==> flow/design.v <==
module ALU(
	input logic [1:0] i_ALU_Op,
	input logic [15:0] i_ALU_1,
	input logic [15:0] i_ALU_2,
	output logic [15:0] o_ALU_out,
	output o_N,
	output o_Z
);
	logic [15:0] ALU_out_temp;
	assign o_ALU_out = ALU_out_temp;
	assign o_N = o_ALU_out[15];
	assign o_Z = (o_ALU_out == 16'b0);
	always_comb begin
		case(i_ALU_Op)
			2'b00: ALU_out_temp = i_ALU_1 + i_ALU_2;
			2'b01: ALU_out_temp = i_ALU_1 - i_ALU_2;
			2'b10: ALU_out_temp = 2*i_ALU_2;
			2'b11: ALU_out_temp = i_ALU_1;
		endcase
	end
endmodule
module RF(
	input i_RF_write,
	input clk,
	input rst,
	input logic [2:0] i_reg_y,
	input logic [2:0] i_reg_x,
	input logic [2:0] i_reg_w,
	input logic [15:0] i_data_w,
	output logic [15:0] o_data_1,
	output logic [15:0] o_data_2
);
	logic [15:0] r0;
	logic [15:0] r1;
	logic [15:0] r2;
	logic [15:0] r3;
	logic [15:0] r4;
	logic [15:0] r5;
	logic [15:0] r6;
	logic [15:0] r7;
	logic [15:0] data_temp_1;
	logic [15:0] data_temp_2;
	assign o_data_1 = data_temp_1;
	assign o_data_2 = data_temp_2;
	always_comb begin
		case(i_reg_x)
			3'b000: data_temp_1 = r0;
			3'b001: data_temp_1 = r1;
			3'b010: data_temp_1 = r2;
			3'b011: data_temp_1 = r3;
			3'b100: data_temp_1 = r4;
			3'b101: data_temp_1 = r5;
			3'b110: data_temp_1 = r6;
			3'b111: data_temp_1 = r7;
		endcase
		case(i_reg_y)
			3'b000: data_temp_2 = r0;
			3'b001: data_temp_2 = r1;
			3'b010: data_temp_2 = r2;
			3'b011: data_temp_2 = r3;
			3'b100: data_temp_2 = r4;
			3'b101: data_temp_2 = r5;
			3'b110: data_temp_2 = r6;
			3'b111: data_temp_2 = r7;
		endcase
	end
	always_ff @(posedge clk or posedge rst) begin
		if(rst) begin
			r0 = 16'b0;
			r1 = 16'b0;
			r2 = 16'b0;
			r3 = 16'b0;
			r4 = 16'b0;
			r5 = 16'b0;
			r6 = 16'b0;
			r7 = 16'b0;
		end else begin 
			if(i_RF_write) begin
				case(i_reg_w)
					3'b000: r0 = i_data_w;
					3'b001: r1 = i_data_w;
					3'b010: r2 = i_data_w;
					3'b011: r3 = i_data_w;
					3'b100: r4 = i_data_w;
					3'b101: r5 = i_data_w;
					3'b110: r6 = i_data_w;
					3'b111: r7 = i_data_w;
				endcase
			end
		end
	end
endmodule
module datapath(
	input rst,
	input clk, 
	input logic [15:0] i_mem_rddata,
	input logic i_PC_write,
	input logic i_Addr_sel,
	input logic i_mem_wr,
	input logic i_MDR_load,
	input logic i_IR_load,
	input logic i_OpA_sel,
	input logic i_OpAB_load,
	input logic [1:0] i_ALU_1_sel,
	input logic [1:0] i_ALU_2_sel,
	input logic [1:0] i_ALUop_sel,
	input logic i_ALU_out,
	input logic i_RF_write,
	input logic i_Reg_in,
	input logic i_Flag_write,
	input logic i_RF_write_call,
	input logic i_mov_hi,
	output logic o_N,
	output logic o_Z,
	output logic [3:0] o_instr,
	output logic [15:0] o_mem_wrdata,
	output logic [15:0] o_mem_addr,
	output logic o_mem_rd,
	output logic o_mem_wr,
	output logic o_imm
);
	logic [15:0] ALU_in1;
	logic [15:0] ALU_in2;
	logic [15:0] ALU_out; 
	logic N_temp; 
	logic Z_temp;
	ALU ALU_inst(
		.i_ALU_Op(i_ALUop_sel),
		.i_ALU_1(ALU_in1),
		.i_ALU_2(ALU_in2),
		.o_ALU_out(ALU_out), 
		.o_Z(Z_temp),
		.o_N(N_temp)
	);
	always @ (posedge clk or posedge rst) begin 
		if (rst) begin 
			o_N <= 0;
			o_Z <= 0;
		end 
		else begin 
			if (i_Flag_write) begin 
				o_N <= N_temp; 
				o_Z <= Z_temp; 
			end 
		end 
	end 
	logic [2:0] reg_y;
	logic [2:0] reg_x; 
	logic [2:0] reg_w;
	logic [15:0] data_w; 
	logic [15:0] data_1;
	logic [15:0] data_2; 
	RF RF_inst (
		.i_RF_write(i_RF_write),
		.clk(clk),
		.rst(rst),
		.i_reg_y(reg_y),
		.i_reg_x(reg_x),
		.i_reg_w(reg_w),
		.i_data_w(data_w),
		.o_data_1(data_1),
		.o_data_2(data_2)
	); 
	logic [15:0] PC;
	logic [15:0] IR;
	logic [15:0] MDR; 
	logic [7:0] imm8; 
	logic [10:0] imm11; 
	logic [15:0] opA;
	logic [15:0] opB;
	logic [15:0] ALU_out_reg;
	logic [15:0] imm8_reg, imm11_reg; 
	assign imm8 = IR[15:8];
	assign imm11 = IR[15:5];
	assign imm8_reg = $signed(imm8);
	assign imm11_reg = {imm11[10], imm11[10], imm11[10], imm11[10], imm11, 1'b0};
	assign o_mem_addr = i_Addr_sel ? PC : opB;
	assign reg_x = i_OpA_sel ? 3'd1 : IR[7:5];
	assign reg_y = IR[10:8];
	assign reg_w = i_RF_write_call ? 3'b111 : reg_x;
	assign data_w = i_Reg_in ? MDR : ALU_out_reg;
	assign o_instr = IR[3:0];
	assign o_imm = IR[4]; 
	assign o_mem_wrdata = opA;
	always_comb begin
		case(i_ALU_1_sel) 
			2'b00: ALU_in1 = PC;
			2'b01: ALU_in1 = opA;
			2'b11: ALU_in1 = 16'b0;
			default: ALU_in1 = 1'b0;
		endcase
		case(i_ALU_2_sel)
			2'b00: ALU_in2 = opB;
			2'b01: ALU_in2 = 16'd2;
			2'b10: ALU_in2 = imm8_reg;
			2'b11: ALU_in2 = imm11_reg;
		endcase
	end
	always_ff @ (posedge clk) begin 
		if (rst) begin
			PC <= 16'b0; 
			IR <= 16'b0; 
			MDR <= 16'b0;
			opA <= 16'b0;
			opB <= 16'b0;
			ALU_out_reg <= 16'b0;
		end
		if(i_PC_write) PC <= ALU_out;
		if(i_IR_load) IR <= i_mem_rddata;
		if(i_OpAB_load) begin
			opA <= data_1;
			opB <= data_2;
		end
		if(i_MDR_load) MDR <= i_mem_rddata;
		if(i_ALU_out) begin
			if(i_mov_hi) ALU_out_reg <= {imm8,opA[7:0]};
			else ALU_out_reg <= ALU_out;
		end
	end 
endmodule
module control(
	input rst,
	input clk, 
	input i_N,
	input i_Z,
	input [3:0] i_instr,
	input i_imm,
	input i_mem_wait,  
	input i_mem_rddatavalid,  
	output logic o_PC_write,
	output logic o_Addr_sel,
	output logic o_mem_rd,
	output logic o_mem_wr,
	output logic o_MDR_load,
	output logic o_IR_load,
	output logic o_OpA_sel,
	output logic o_OpAB_load,
	output logic [1:0] o_ALU_1_sel,
	output logic [1:0] o_ALU_2_sel,
	output logic [1:0] o_ALUop_sel,
	output logic o_ALU_out,
	output logic o_RF_write,
	output logic o_RF_write_call,
	output logic o_Reg_in,
	output logic o_Flag_write,
	output logic o_mov_hi
);
	enum int unsigned 
	{ 
		S_RESET,
		S_FETCH,
		S_DECODE,
		S_ADD_ADDI,
		S_SAVE_MULTIPLY,
		S_LOAD_OPB,
		S_SAVE_PC,
		S_SAVE_REG,
		S_SUB_SUBI_CMP_CMPI,
		S_LD,
		S_LD_SAVE,
		S_LD_SAVE2,		
		S_ST,
		S_MV_MVI_MVHI,
		S_JR_JZ_JN,
		S_JR_JZ_JN_IMM,
		S_CALL,
		S_SAVE_REG_PC,
		S_FETCH_JMP_CALL,
		S_RX_TO_PC,
		S_DATA,
		S_SAVE_REG_PC_2,
		S_JUMP_TO_PC
	} state, nextstate;
	always_ff @ (posedge clk or posedge rst) begin
		if(rst) state <= S_RESET;
		else state <= nextstate;
	end 
	always_comb begin
		nextstate = state;
		o_PC_write = 1'b0;
		o_Addr_sel = 1'b0;
		o_mem_rd = 1'b0;
		o_mem_wr = 1'b0;
		o_MDR_load = 1'b0;
		o_IR_load = 1'b0;
		o_OpA_sel = 1'b0;
		o_OpAB_load = 1'b0;
		o_ALU_1_sel = 2'b0;
		o_ALU_2_sel = 2'b0;
		o_ALUop_sel= 2'b0;
		o_ALU_out = 1'b0;
		o_RF_write = 1'b0;
		o_Reg_in = 1'b0;
		o_Flag_write = 1'b0;
		o_RF_write_call = 1'b0;
		o_mov_hi = 1'b0;
		case(state)
			S_RESET: begin
				nextstate = S_FETCH;
			end
			S_FETCH: begin
				o_PC_write = ~i_mem_wait;  
				o_Addr_sel = 1'b1;
				o_mem_rd = 1'b1;    
				o_ALU_2_sel = 2'b01;
				nextstate = i_mem_wait ? state : S_DATA;
			end
			S_DATA: begin 
				o_IR_load = 1'b1;
				nextstate = i_mem_rddatavalid ? S_DECODE : state;
			end 
			S_DECODE: begin
				o_OpAB_load = 1'b1;
				if(i_instr == 4'b0001) 
					nextstate = S_ADD_ADDI;
				else if(i_instr == 4'b0010 | i_instr == 4'b0011)
					nextstate = S_SUB_SUBI_CMP_CMPI;
				else if(i_instr == 4'b0100)
					nextstate = S_LD;
				else if(i_instr == 4'b0101)
					nextstate = S_ST;
				else if(i_instr == 4'b0000 | i_instr == 4'b0110)
					nextstate = S_MV_MVI_MVHI;
				else if(i_instr == 4'b1000 | i_instr == 4'b1001 | i_instr == 4'b1010)
					nextstate = S_JR_JZ_JN;
				else if(i_instr == 4'b1100)
					nextstate = S_CALL;
			end
			S_ADD_ADDI: begin 
				if (i_imm) o_ALU_2_sel = 2'b10; 
				o_ALU_1_sel = 2'b01;
				o_ALU_out = 1'b1;
				o_Flag_write = 1'b1;
				nextstate = S_SAVE_REG;
			end 
			S_SAVE_REG: begin 
				o_RF_write = 1'b1;
				nextstate = S_FETCH;
			end 
			S_SAVE_MULTIPLY: begin 
				o_ALU_2_sel = 2'b11;
				o_ALU_out = 1'b1;
				o_ALUop_sel = 2'b10;
				nextstate = S_SAVE_REG_PC; 
			end 
			S_SAVE_REG_PC: begin
				o_RF_write = 1'b1;
				nextstate = S_LOAD_OPB;
			end
			S_LOAD_OPB: begin
				o_OpAB_load = 1'b1;
				nextstate = S_SAVE_PC;
			end
			S_SAVE_PC: begin
				o_PC_write = 1'b1;
				nextstate = S_FETCH;
			end
			S_SUB_SUBI_CMP_CMPI: begin 
				if (i_imm) begin 
					o_ALU_1_sel = 2'b01; 
					o_ALU_2_sel = 2'b10; 
					o_ALUop_sel = 2'b01; 
					o_ALU_out = 1'b1; 
					o_Flag_write = 1'b1; 
					if (i_instr == 4'b0010)
						nextstate = S_SAVE_REG; 
					else if (i_instr == 4'b0011)
						nextstate = S_FETCH; 
				end else begin 
					o_ALU_1_sel = 2'b01; 
					o_ALUop_sel = 2'b01; 
					o_ALU_out = 1'b1; 
					o_Flag_write = 1'b1; 
					if (i_instr == 4'b0010)
						nextstate = S_SAVE_REG; 
					else if (i_instr == 4'b0011)
						nextstate = S_FETCH; 
				end
			end 
			S_LD: begin 
				o_mem_rd = 1'b1;  
				nextstate = i_mem_wait ? state : S_LD_SAVE; 
			end
			S_LD_SAVE: begin
				o_MDR_load = 1'b1;
				nextstate = i_mem_rddatavalid ? S_LD_SAVE2 : state;
			end
			S_LD_SAVE2: begin 
				o_ALU_out = 1'b1;
				o_RF_write = 1'b1;
				o_Reg_in = 1'b1;
				nextstate = S_FETCH; 
			end 
			S_ST: begin
				o_mem_wr = 1'b1;  
				nextstate = i_mem_wait ? state : S_FETCH; 
			end
			S_MV_MVI_MVHI: begin
				if(i_instr == 4'b0000) begin
					if(i_imm) o_ALU_2_sel = 2'b10;
					else o_ALU_2_sel = 2'b00;
					o_ALU_1_sel = 2'b11;  
					o_ALUop_sel = 2'b00;
					o_ALU_out = 1'b1;
					nextstate = S_SAVE_REG;
				end 
				else if(i_instr == 4'b0110 && i_imm) begin
					o_mov_hi = 1'b1;
					o_ALUop_sel = 2'b00;
					o_ALU_out = 1'b1;
					nextstate = S_SAVE_REG;	
				end 
			end
			S_FETCH_JMP_CALL: begin
				o_PC_write = 1'b1;
				o_ALU_1_sel = 2'b00;
				o_ALU_2_sel = 2'b11;
				o_ALU_out = 1'b1;
				nextstate = S_FETCH; 
			end
			S_JR_JZ_JN: begin
				if(i_instr == 4'b1000) begin
					if(i_imm) nextstate = S_FETCH_JMP_CALL;
					else begin
						o_PC_write = 1'b1;
						o_ALU_1_sel = 2'b01;
						o_ALUop_sel = 2'b11;
						nextstate = S_FETCH;
					end
				end
				if(i_instr == 4'b1001) begin
					if(i_Z) begin
						if(i_imm) nextstate = S_FETCH_JMP_CALL;
						else begin
							o_PC_write = 1'b1;
							o_ALU_1_sel = 2'b01;
							o_ALUop_sel = 2'b11;
							nextstate =  S_FETCH;
						end
					end
					else nextstate = S_FETCH;
				end
				if(i_instr == 4'b1010) begin
					if(i_N) begin
						if(i_imm) nextstate = S_FETCH_JMP_CALL;
						else begin
							o_PC_write = 1'b1;
							o_ALU_1_sel = 2'b01;
							o_ALUop_sel = 2'b11;
							nextstate =  S_FETCH;
						end
					end
					else nextstate = S_FETCH;
				end
			end
			S_CALL: begin
				o_ALU_1_sel = 1'b0;
				o_ALUop_sel = 2'b11;
				o_ALU_out = 1'b1;
				nextstate = S_SAVE_REG_PC_2;
			end
			S_SAVE_REG_PC_2: begin
				o_RF_write = 1'b1;
				o_RF_write_call = 1'b1;
				if(i_imm) nextstate = S_FETCH_JMP_CALL;
				else nextstate = S_RX_TO_PC;
			end
			S_RX_TO_PC: begin
				o_PC_write = 1'b1;
				o_ALU_1_sel = 2'b01;
				nextstate = S_FETCH;
			end
		endcase
	end
endmodule
module cpu(
	input clk,
	input reset,
	input logic [15:0] i_mem_rddata,
	input logic i_mem_wait,  
	input logic i_mem_rddatavalid,  
	output logic [15:0] o_mem_wrdata,
	output logic [15:0] o_mem_addr,
	output logic o_mem_rd,
	output logic o_mem_wr
);
	logic PC_write;
	logic Addr_sel;
	logic mem_rd;
	logic mem_wr;
	logic MDR_load;
	logic IR_load;
	logic OpA_sel;
	logic OpAB_load;
	logic [1:0] ALU_1_sel;
	logic [1:0] ALU_2_sel;
	logic [1:0] ALUop_sel;
	logic ALU_out;
	logic RF_write;
	logic Reg_in;
	logic Flag_write;
	logic RF_write_call;
	logic mov_hi;
	logic N, Z, imm;
	logic [3:0] instr;
	datapath data(
		.rst(reset),
		.clk(clk), 
		.i_mem_rddata(i_mem_rddata),
		.i_PC_write(PC_write),
		.i_Addr_sel(Addr_sel),
		.i_mem_wr(mem_wr),
		.i_MDR_load(MDR_load),
		.i_IR_load(IR_load),
		.i_OpA_sel(OpA_sel),
		.i_OpAB_load(OpAB_load),
		.i_ALU_1_sel(ALU_1_sel),
		.i_ALU_2_sel(ALU_2_sel),
		.i_ALUop_sel(ALUop_sel),
		.i_ALU_out(ALU_out),
		.i_RF_write(RF_write),
		.i_Reg_in(Reg_in),
		.i_Flag_write(Flag_write),
		.i_RF_write_call(RF_write_call),
		.i_mov_hi(mov_hi),
		.o_N(N),
		.o_Z(Z),
		.o_instr(instr),
		.o_mem_wrdata(o_mem_wrdata),
		.o_mem_addr(o_mem_addr),
		.o_mem_rd(mem_rd),
		.o_mem_wr(mem_wr),
		.o_imm(imm)
	);
	control control(
		.rst(reset),
		.clk(clk),
		.i_N(N),
		.i_Z(Z),
		.i_instr(instr),
		.i_imm(imm),
		.i_mem_wait(i_mem_wait),
		.i_mem_rddatavalid(i_mem_rddatavalid),  
		.o_PC_write(PC_write),
		.o_Addr_sel(Addr_sel),
		.o_mem_rd(o_mem_rd),
		.o_mem_wr(o_mem_wr),
		.o_MDR_load(MDR_load),
		.o_IR_load(IR_load),
		.o_OpA_sel(OpA_sel),
		.o_OpAB_load(OpAB_load),
		.o_ALU_1_sel(ALU_1_sel),
		.o_ALU_2_sel(ALU_2_sel),
		.o_ALUop_sel(ALUop_sel),
		.o_ALU_out(ALU_out),
		.o_RF_write(RF_write),
		.o_Reg_in(Reg_in),
		.o_Flag_write(Flag_write),
		.o_RF_write_call(RF_write_call),
		.o_mov_hi(mov_hi)
	);
endmodule
# --- Tool chain data of cpu ---
# The steps from the RTL of cpu to its reports follow in flow order.
# Lines are those of the file above, counted from 1.
# Library cell names are shortened.
inputs:
  top: "cpu"
  clk_port: "clk"
  lib: "sky130hd"
  corner: "tt_025C_1v80"

# --- Word-level counts ---
# Counts by Yosys on the flattened word-level netlist (proc, flatten, opt, wreduce; memories kept). Register bits leave out memories and registers merged into their read ports (data or address). Print and check cells are left out.
op_classes:
  n_addsub: 2
  n_eq: 67
  mux: 94
  bitwise: 13
  reduce_logical: 42
op_table:
  columns: ["op", "n"]
  rows:
  - ["2-to-1 mux 32 bit", 20]
  - ["case mux 32 bit (select 16 bit)", 1]
  - ["2-to-1 mux 16 bit", 18]
  - ["case mux 16 bit (select 8 bit)", 2]
  - ["equality test 32 x 4 -> 1 bit (second input constant)", 7]
  - ["equality test 32 x 5 -> 1 bit (second input constant)", 6]
  - ["equality test 32 x 3 -> 1 bit (second input constant)", 4]
  - ["case mux 16 bit (select 4 bit)", 2]
  - ["equality test 32 x 2 -> 1 bit (second input constant)", 2]
  - ["OR reduction 7 bit", 8]
  - ["equality test 3 bit (second input constant)", 12]
  - ["2-to-1 mux 2 bit", 18]
  - ["equality test 32 x 1 -> 1 bit (second input constant)", 1]
  - ["logical NOT 32 bit", 1]
  - ["case mux 16 bit (select 2 bit)", 1]
  - ["2-to-1 mux 1 bit", 24]
  - ["equality test 3 x 2 -> 1 bit (second input constant)", 6]
  - ["adder 16 bit", 1]
  - ["subtractor 16 bit", 1]
  - ["logical NOT 16 bit", 1]
  - ["nonzero test 16 bit", 1]
  - ["AND reduction 2 bit", 8]
  - ["equality test 4 bit (second input constant)", 4]
  - ["case mux 2 bit (select 4 bit)", 2]
  - ["equality test 4 x 3 -> 1 bit (second input constant)", 3]
  - ["OR reduction 6 bit", 2]
  - ["AND reduction 10 bit", 1]
  - ["!= test 2 bit (second input constant)", 5]
# Other operator kinds: 23; their cells: 56.
word_totals:
  register_bits: 258
  inputBits: 20
  out_inout_bits: 34
  word_cells: 235

# --- Depth ---
# Depth = most cells in a row (Yosys ltp): at word level without a register or memory, in the mapped netlist without a sequential cell, where the memories' decode and read muxes count.
logic_depth:
  ltp_word: 15
  ABC_AREA: 0
  mapped_depth: 22
  depth_no_buf: 20

# --- After synthesis ---
# The flow's flattened synthesis, as Yosys stat reports it; memories are mapped. The netlist is that of the ABC_AREA named above (0 if unset); the other value can give another one.
# The area totals of this step are shown rounded.
by_type:
  columns: ["cell_type", "n", "area_total_um2"]
  rows:
  - ["dfrtp_1", 146, 3.65E+03]
  - ["edfxtp_1", 96, 2.88E+03]
  - ["a21oi_1", 152, 760.73]
  - ["nor2_1", 195, 731.952]
  - ["o21ai_0", 119, 595.571]
  - ["nand2_1", 150, 563.04]
  - ["mux2i_1", 49, 490.47]
  - ["mux2_2", 38, 427.91]
  - ["clkbuf_1", 76, 285.274]
  - ["a221oi_1", 26, 227.718]
  - ["and2_1", 36, 225.216]
  - ["mux4_2", 9, 202.694]
  - ["ha_1", 16, 200.192]
  - ["nand3_1", 31, 155.149]
  - ["a211oi_1", 20, 150.144]
  - ["o22ai_1", 24, 150.144]
  - ["inv_1", 31, 116.362]
  - ["xor2_1", 12, 105.101]
# Other cell types: 51; their cells: 172.
mapped:
  cell_count: 1398
  area_um2: 13200
  seq_area_um2: 6560
  flip_flops: 243
  n_buf: 92
# The figures by module come from a second, unflattened synthesis with its own total; it is not the netlist above.
unflattened:
  cells_unflattened: 1259
  area_unflattened_um2: 14400
# Rows give one instance, submodules left out.
modules:
  columns: ["mod", "instances", "cells", "area_um2", "mod_seq_area_um2"]
  rows:
  - ["RF", 1, 603, 7140, 3200]
  - ["datapath", 1, 356, 4850, 2930]
  - ["ALU", 1, 207, 1490, 0.0]
  - ["control", 1, 93, 900, 427]
  - ["cpu", 1, 0, 0.0, 0.0]

# --- Timing after synthesis ---
# OpenSTA on the mapped netlist: ideal clock, no wires. The path of least setup slack (recovery checks aside). Input and output delay are each 20% of the period. Register names are those of the netlist, which keeps one name where synthesis merged equal registers.
synth_timing:
  kind: "in2reg"
  startpoint: "input reset"
  endpoint: "register data.ALU_out_reg[0]"
  tclk_ns: 4.8
  in_delay_ns: 0.960
  setup_time_ns: 0.633
  launch_ns: 0.960
  arrival_ns: 5.427
  required_time_ns: 4.167
  setup_slack_ns: -1.260
  delay_ns: 5.100
  path_stages: 2
  path_buffers: 0
  synth_period_reached_ns: 6.06
# "delay_ns" = arrival - input delay + setup time.
# "path_stages": output pins that drive a net of the path, with the launching flip-flop's if there is one; two outputs of one cell count as two.
# "synth_period_reached_ns" is the clock period less the worst setup slack; recovery checks do not enter. This is arithmetic on one report: input and output delays are still those of the set period (20% each).
# The rows between start and end are the longest chain of elaborated cells between them; the timing report does not say that the signal goes this way. Where chains are equally long, one stands for them.
# Each line given opens the expression or statement behind the cell; cells for indexed reads and writes are added by Yosys, which also makes memories of some case tables.
# At most two assigning lines are given for a register; there are more.
# The path ends at the enable pin of a flip-flop; only ways to that pin are counted.
synth_via:
  path_cell_list: "inv_1 nand2_1"
  elab_chain_cells: 1
  cells_between: 1
  lines_between: 0
  cone_classes: "1 x reduce/logical"
synth_rtl:
  columns: ["item", "line", "text"]
  rows:
  - ["from (decl)", 478, "input reset,"]
  - ["nonzero test 2 bit", null, null]
  - ["to (assign)", 216, "if(i_mov_hi) ALU_out_reg <= {imm8,opA[7:0]};"]
  - ["to (assign)", 217, "else ALU_out_reg <= ALU_out;"]
  - ["to (decl)", 171, "logic [15:0] ALU_out_reg;"]

# --- Path in the finished layout ---
# From the final timing report of run 1: the path of least setup slack in the routed layout; clock arrival at registers is part of the times.
layout_timing:
  kind: "reg2reg"
  startpoint: "register data.IR[1]"
  endpoint: "register data.ALU_out_reg[15]"
  tclk_ns: 4.8
  setup_time_ns: 0.29
  launch_ns: 0.54
  arrival_ns: 4.90
  required_time_ns: 5.06
  setup_slack_ns: 0.16
  path_stages: 19
  path_buffers: 2
# The rows between start and end are the longest chain of elaborated cells between them; the timing report does not say that the signal goes this way. Where chains are equally long, one stands for them.
# At most two assigning lines are given for a register; there are more.
# The path ends at the data pin of a flip-flop with enable; ways to the enable are not counted.
layout_via:
  path_cell_list: "edfxtp_1 or3b_4 o21a_4 buf_4 nor2_1 a21oi_1 o21ai_0 nor4_4 buf_4 a31oi_1 o21ai_0 a211oi_1 ha_1 a21o_1 a31o_2 or2_2 mux2i_4 xnor2_2 a211oi_2"
  elab_chain_cells: 15
  cells_between: 47
  cone_classes: "2 x add/sub; 11 x eq/ne; 29 x mux; 5 x reduce/logical"
layout_rtl:
  columns: ["item", "line", "text"]
  rows:
  - ["from (decl)", 165, "logic [15:0] IR;"]
  - ["from (assign)", 202, "IR <= 16'b0;"]
  - ["from (assign)", 209, "if(i_IR_load) IR <= i_mem_rddata;"]
  - ["equality test 4 bit", 422, "if(i_instr == 4'b1000) begin"]
  - ["2-to-1 mux 2 bit", 422, null]
  - ["2-to-1 mux 2 bit", 433, "if(i_imm) nextstate = S_FETCH_JMP_CALL;"]
  - ["2-to-1 mux 2 bit", 432, "if(i_Z) begin"]
  - ["2-to-1 mux 2 bit", 431, "if(i_instr == 4'b1001) begin"]
  - ["2-to-1 mux 2 bit", 445, "if(i_imm) nextstate = S_FETCH_JMP_CALL;"]
  - ["2-to-1 mux 2 bit", 444, "if(i_N) begin"]
  - ["2-to-1 mux 2 bit", 443, "if(i_instr == 4'b1010) begin"]
  - ["case mux 2 bit (select 3 bit)", 297, "case(state)"]
  - ["equality test 2 x 1 -> 1 bit", 186, "case(i_ALU_1_sel)"]
  - ["case mux 16 bit (select 2 bit)", 186, null]
  - ["subtractor 16 bit", 16, "2'b01: ALU_out_temp = i_ALU_1 - i_ALU_2;"]
  - ["case mux 16 bit (select 4 bit)", 14, "case(i_ALU_Op)"]
  - ["2-to-1 mux 16 bit", 216, "if(i_mov_hi) ALU_out_reg <= {imm8,opA[7:0]};"]
  - ["2-to-1 mux 16 bit", 215, "if(i_ALU_out) begin"]
  - ["to (assign)", 216, null]
  - ["to (assign)", 217, "else ALU_out_reg <= ALU_out;"]
  - ["to (decl)", 171, "logic [15:0] ALU_out_reg;"]

==> results <==
Measured data: module cpu, platform sky130hd, 4 stored runs of the flow under differing settings, order arbitrary. Input and output delays are each 20% of the period that was set; the output load is 0.01 pF.
"fin_power_uw" rests on the timing tool's default activity at the inputs, not on a simulated workload.
Measured values are rounded.

--- run 1 ---
==> flow/run.sh <==
#!/bin/bash
# the make line also repeats the synthesis and layout settings of config.mk as NAME=value (left out here)
make -C /OpenROAD-flow-scripts/flow DESIGN_CONFIG=/design/flow/config.mk WORK_HOME=/design/flow/orfs CLKGATE_MAP_FILE= finish
==> flow/config.mk <==
export PLATFORM = sky130hd
export DESIGN_NAME = cpu
export DESIGN_NICKNAME = cpu
export VERILOG_FILES = /design/flow/design.v
export SDC_FILE = /design/flow/constraint.sdc
export NUM_CORES = 4
export LEC_CHECK = 0
export CAP_MARGIN = 20
export CORE_MARGIN = 2
export CORE_UTILIZATION = 40
export CTS_CLUSTER_SIZE = 56
export MAX_ROUTING_LAYER = met4
export SLEW_MARGIN = 20
==> flow/constraint.sdc <==
create_clock -name core_clock -period 4.8 [get_ports {clk}]
set_input_delay 0.9600 -clock core_clock [delete_from_list [all_inputs] [get_ports {clk}]]
set_output_delay 0.9600 -clock core_clock [all_outputs]
set_load 0.01 [all_outputs]

==> results, as YAML <==
results:
  yosys_chip_area_um2: 13200
  final_die_area_um2: 34600
  final_stdcell_area_um2: 15700
  worst_setup_slack_ns: 0.161
  final_setup_tns_ns: 0.000
  ws_hold_ns: 0.480
  fin_power_uw: 11500

--- run 2 ---
==> flow/run.sh <==
#!/bin/bash
# the make line also repeats the synthesis and layout settings of config.mk as NAME=value (left out here)
make -C /OpenROAD-flow-scripts/flow DESIGN_CONFIG=/design/flow/config.mk WORK_HOME=/design/flow/orfs CLKGATE_MAP_FILE= finish
==> flow/config.mk <==
export PLATFORM = sky130hd
export DESIGN_NAME = cpu
export DESIGN_NICKNAME = cpu
export VERILOG_FILES = /design/flow/design.v
export SDC_FILE = /design/flow/constraint.sdc
export NUM_CORES = 4
export LEC_CHECK = 0
export ABC_AREA = 0
export CAP_MARGIN = 20
export CELL_PAD_IN_SITES_DETAIL_PLACEMENT = 0
export CELL_PAD_IN_SITES_GLOBAL_PLACEMENT = 2
export CORE_MARGIN = 2
export CORE_UTILIZATION = 57
export CTS_CLUSTER_DIAMETER = 161
export CTS_CLUSTER_SIZE = 35
export GPL_TIMING_DRIVEN = 0
export HOLD_SLACK_MARGIN = 0.14
export PLACE_DENSITY = 0.68
export SETUP_SLACK_MARGIN = 2.07
export SLEW_MARGIN = 20
export TNS_END_PERCENT = 20
==> flow/constraint.sdc <==
create_clock -name core_clock -period 6.99 [get_ports {clk}]
set_input_delay 1.3980 -clock core_clock [delete_from_list [all_inputs] [get_ports {clk}]]
set_output_delay 1.3980 -clock core_clock [all_outputs]
set_load 0.01 [all_outputs]

==> results, as YAML <==
outcome: "incomplete, placement halted on GPL-0301"

--- run 3 ---
==> flow/run.sh <==
#!/bin/bash
# the make line also repeats the synthesis and layout settings of config.mk as NAME=value (left out here)
make -C /OpenROAD-flow-scripts/flow DESIGN_CONFIG=/design/flow/config.mk WORK_HOME=/design/flow/orfs CLKGATE_MAP_FILE= finish
==> flow/config.mk <==
export PLATFORM = sky130hd
export DESIGN_NAME = cpu
export DESIGN_NICKNAME = cpu
export VERILOG_FILES = /design/flow/design.v
export SDC_FILE = /design/flow/constraint.sdc
export NUM_CORES = 4
export LEC_CHECK = 0
export ABC_AREA = 1
export CAP_MARGIN = 20
export CELL_PAD_IN_SITES_DETAIL_PLACEMENT = 2
export CORE_MARGIN = 2
export CORE_UTILIZATION = 54
export MAX_ROUTING_LAYER = met4
export MIN_ROUTING_LAYER = met1
export PLACE_DENSITY_LB_ADDON = 0.29
export SETUP_SLACK_MARGIN = 1.26
export SLEW_MARGIN = 20
export TNS_END_PERCENT = 80
==> flow/constraint.sdc <==
create_clock -name core_clock -period 4.92 [get_ports {clk}]
set_input_delay 0.9840 -clock core_clock [delete_from_list [all_inputs] [get_ports {clk}]]
set_output_delay 0.9840 -clock core_clock [all_outputs]
set_load 0.01 [all_outputs]

==> results, as YAML <==
outcome: "incomplete, placement halted on DPL-0033"

--- run 4 ---
==> flow/run.sh <==
#!/bin/bash
# the make line also repeats the synthesis and layout settings of config.mk as NAME=value (left out here)
make -C /OpenROAD-flow-scripts/flow DESIGN_CONFIG=/design/flow/config.mk WORK_HOME=/design/flow/orfs CLKGATE_MAP_FILE= finish
==> flow/config.mk <==
export PLATFORM = sky130hd
export DESIGN_NAME = cpu
export DESIGN_NICKNAME = cpu
export VERILOG_FILES = /design/flow/design.v
export SDC_FILE = /design/flow/constraint.sdc
export NUM_CORES = 4
export LEC_CHECK = 0
export ABC_AREA = 0
export CAP_MARGIN = 20
export CELL_PAD_IN_SITES_GLOBAL_PLACEMENT = 2
export CORE_ASPECT_RATIO = 0.76
export CORE_MARGIN = 9
export CORE_UTILIZATION = 30
export GPL_ROUTABILITY_DRIVEN = 1
export GPL_TIMING_DRIVEN = 0
export MAX_ROUTING_LAYER = met5
export MIN_ROUTING_LAYER = met2
export SETUP_SLACK_MARGIN = -0.09
export SLEW_MARGIN = 20
==> flow/constraint.sdc <==
create_clock -name core_clock -period 3.37 [get_ports {clk}]
set_input_delay 0.6740 -clock core_clock [delete_from_list [all_inputs] [get_ports {clk}]]
set_output_delay 0.6740 -clock core_clock [all_outputs]
set_load 0.01 [all_outputs]

==> results, as YAML <==
results:
  yosys_chip_area_um2: 13200
  final_die_area_um2: 52100
  final_stdcell_area_um2: 17200
  worst_setup_slack_ns: -1.58
  final_setup_tns_ns: -28.7
  ws_hold_ns: 0.482
  fin_power_uw: 20400
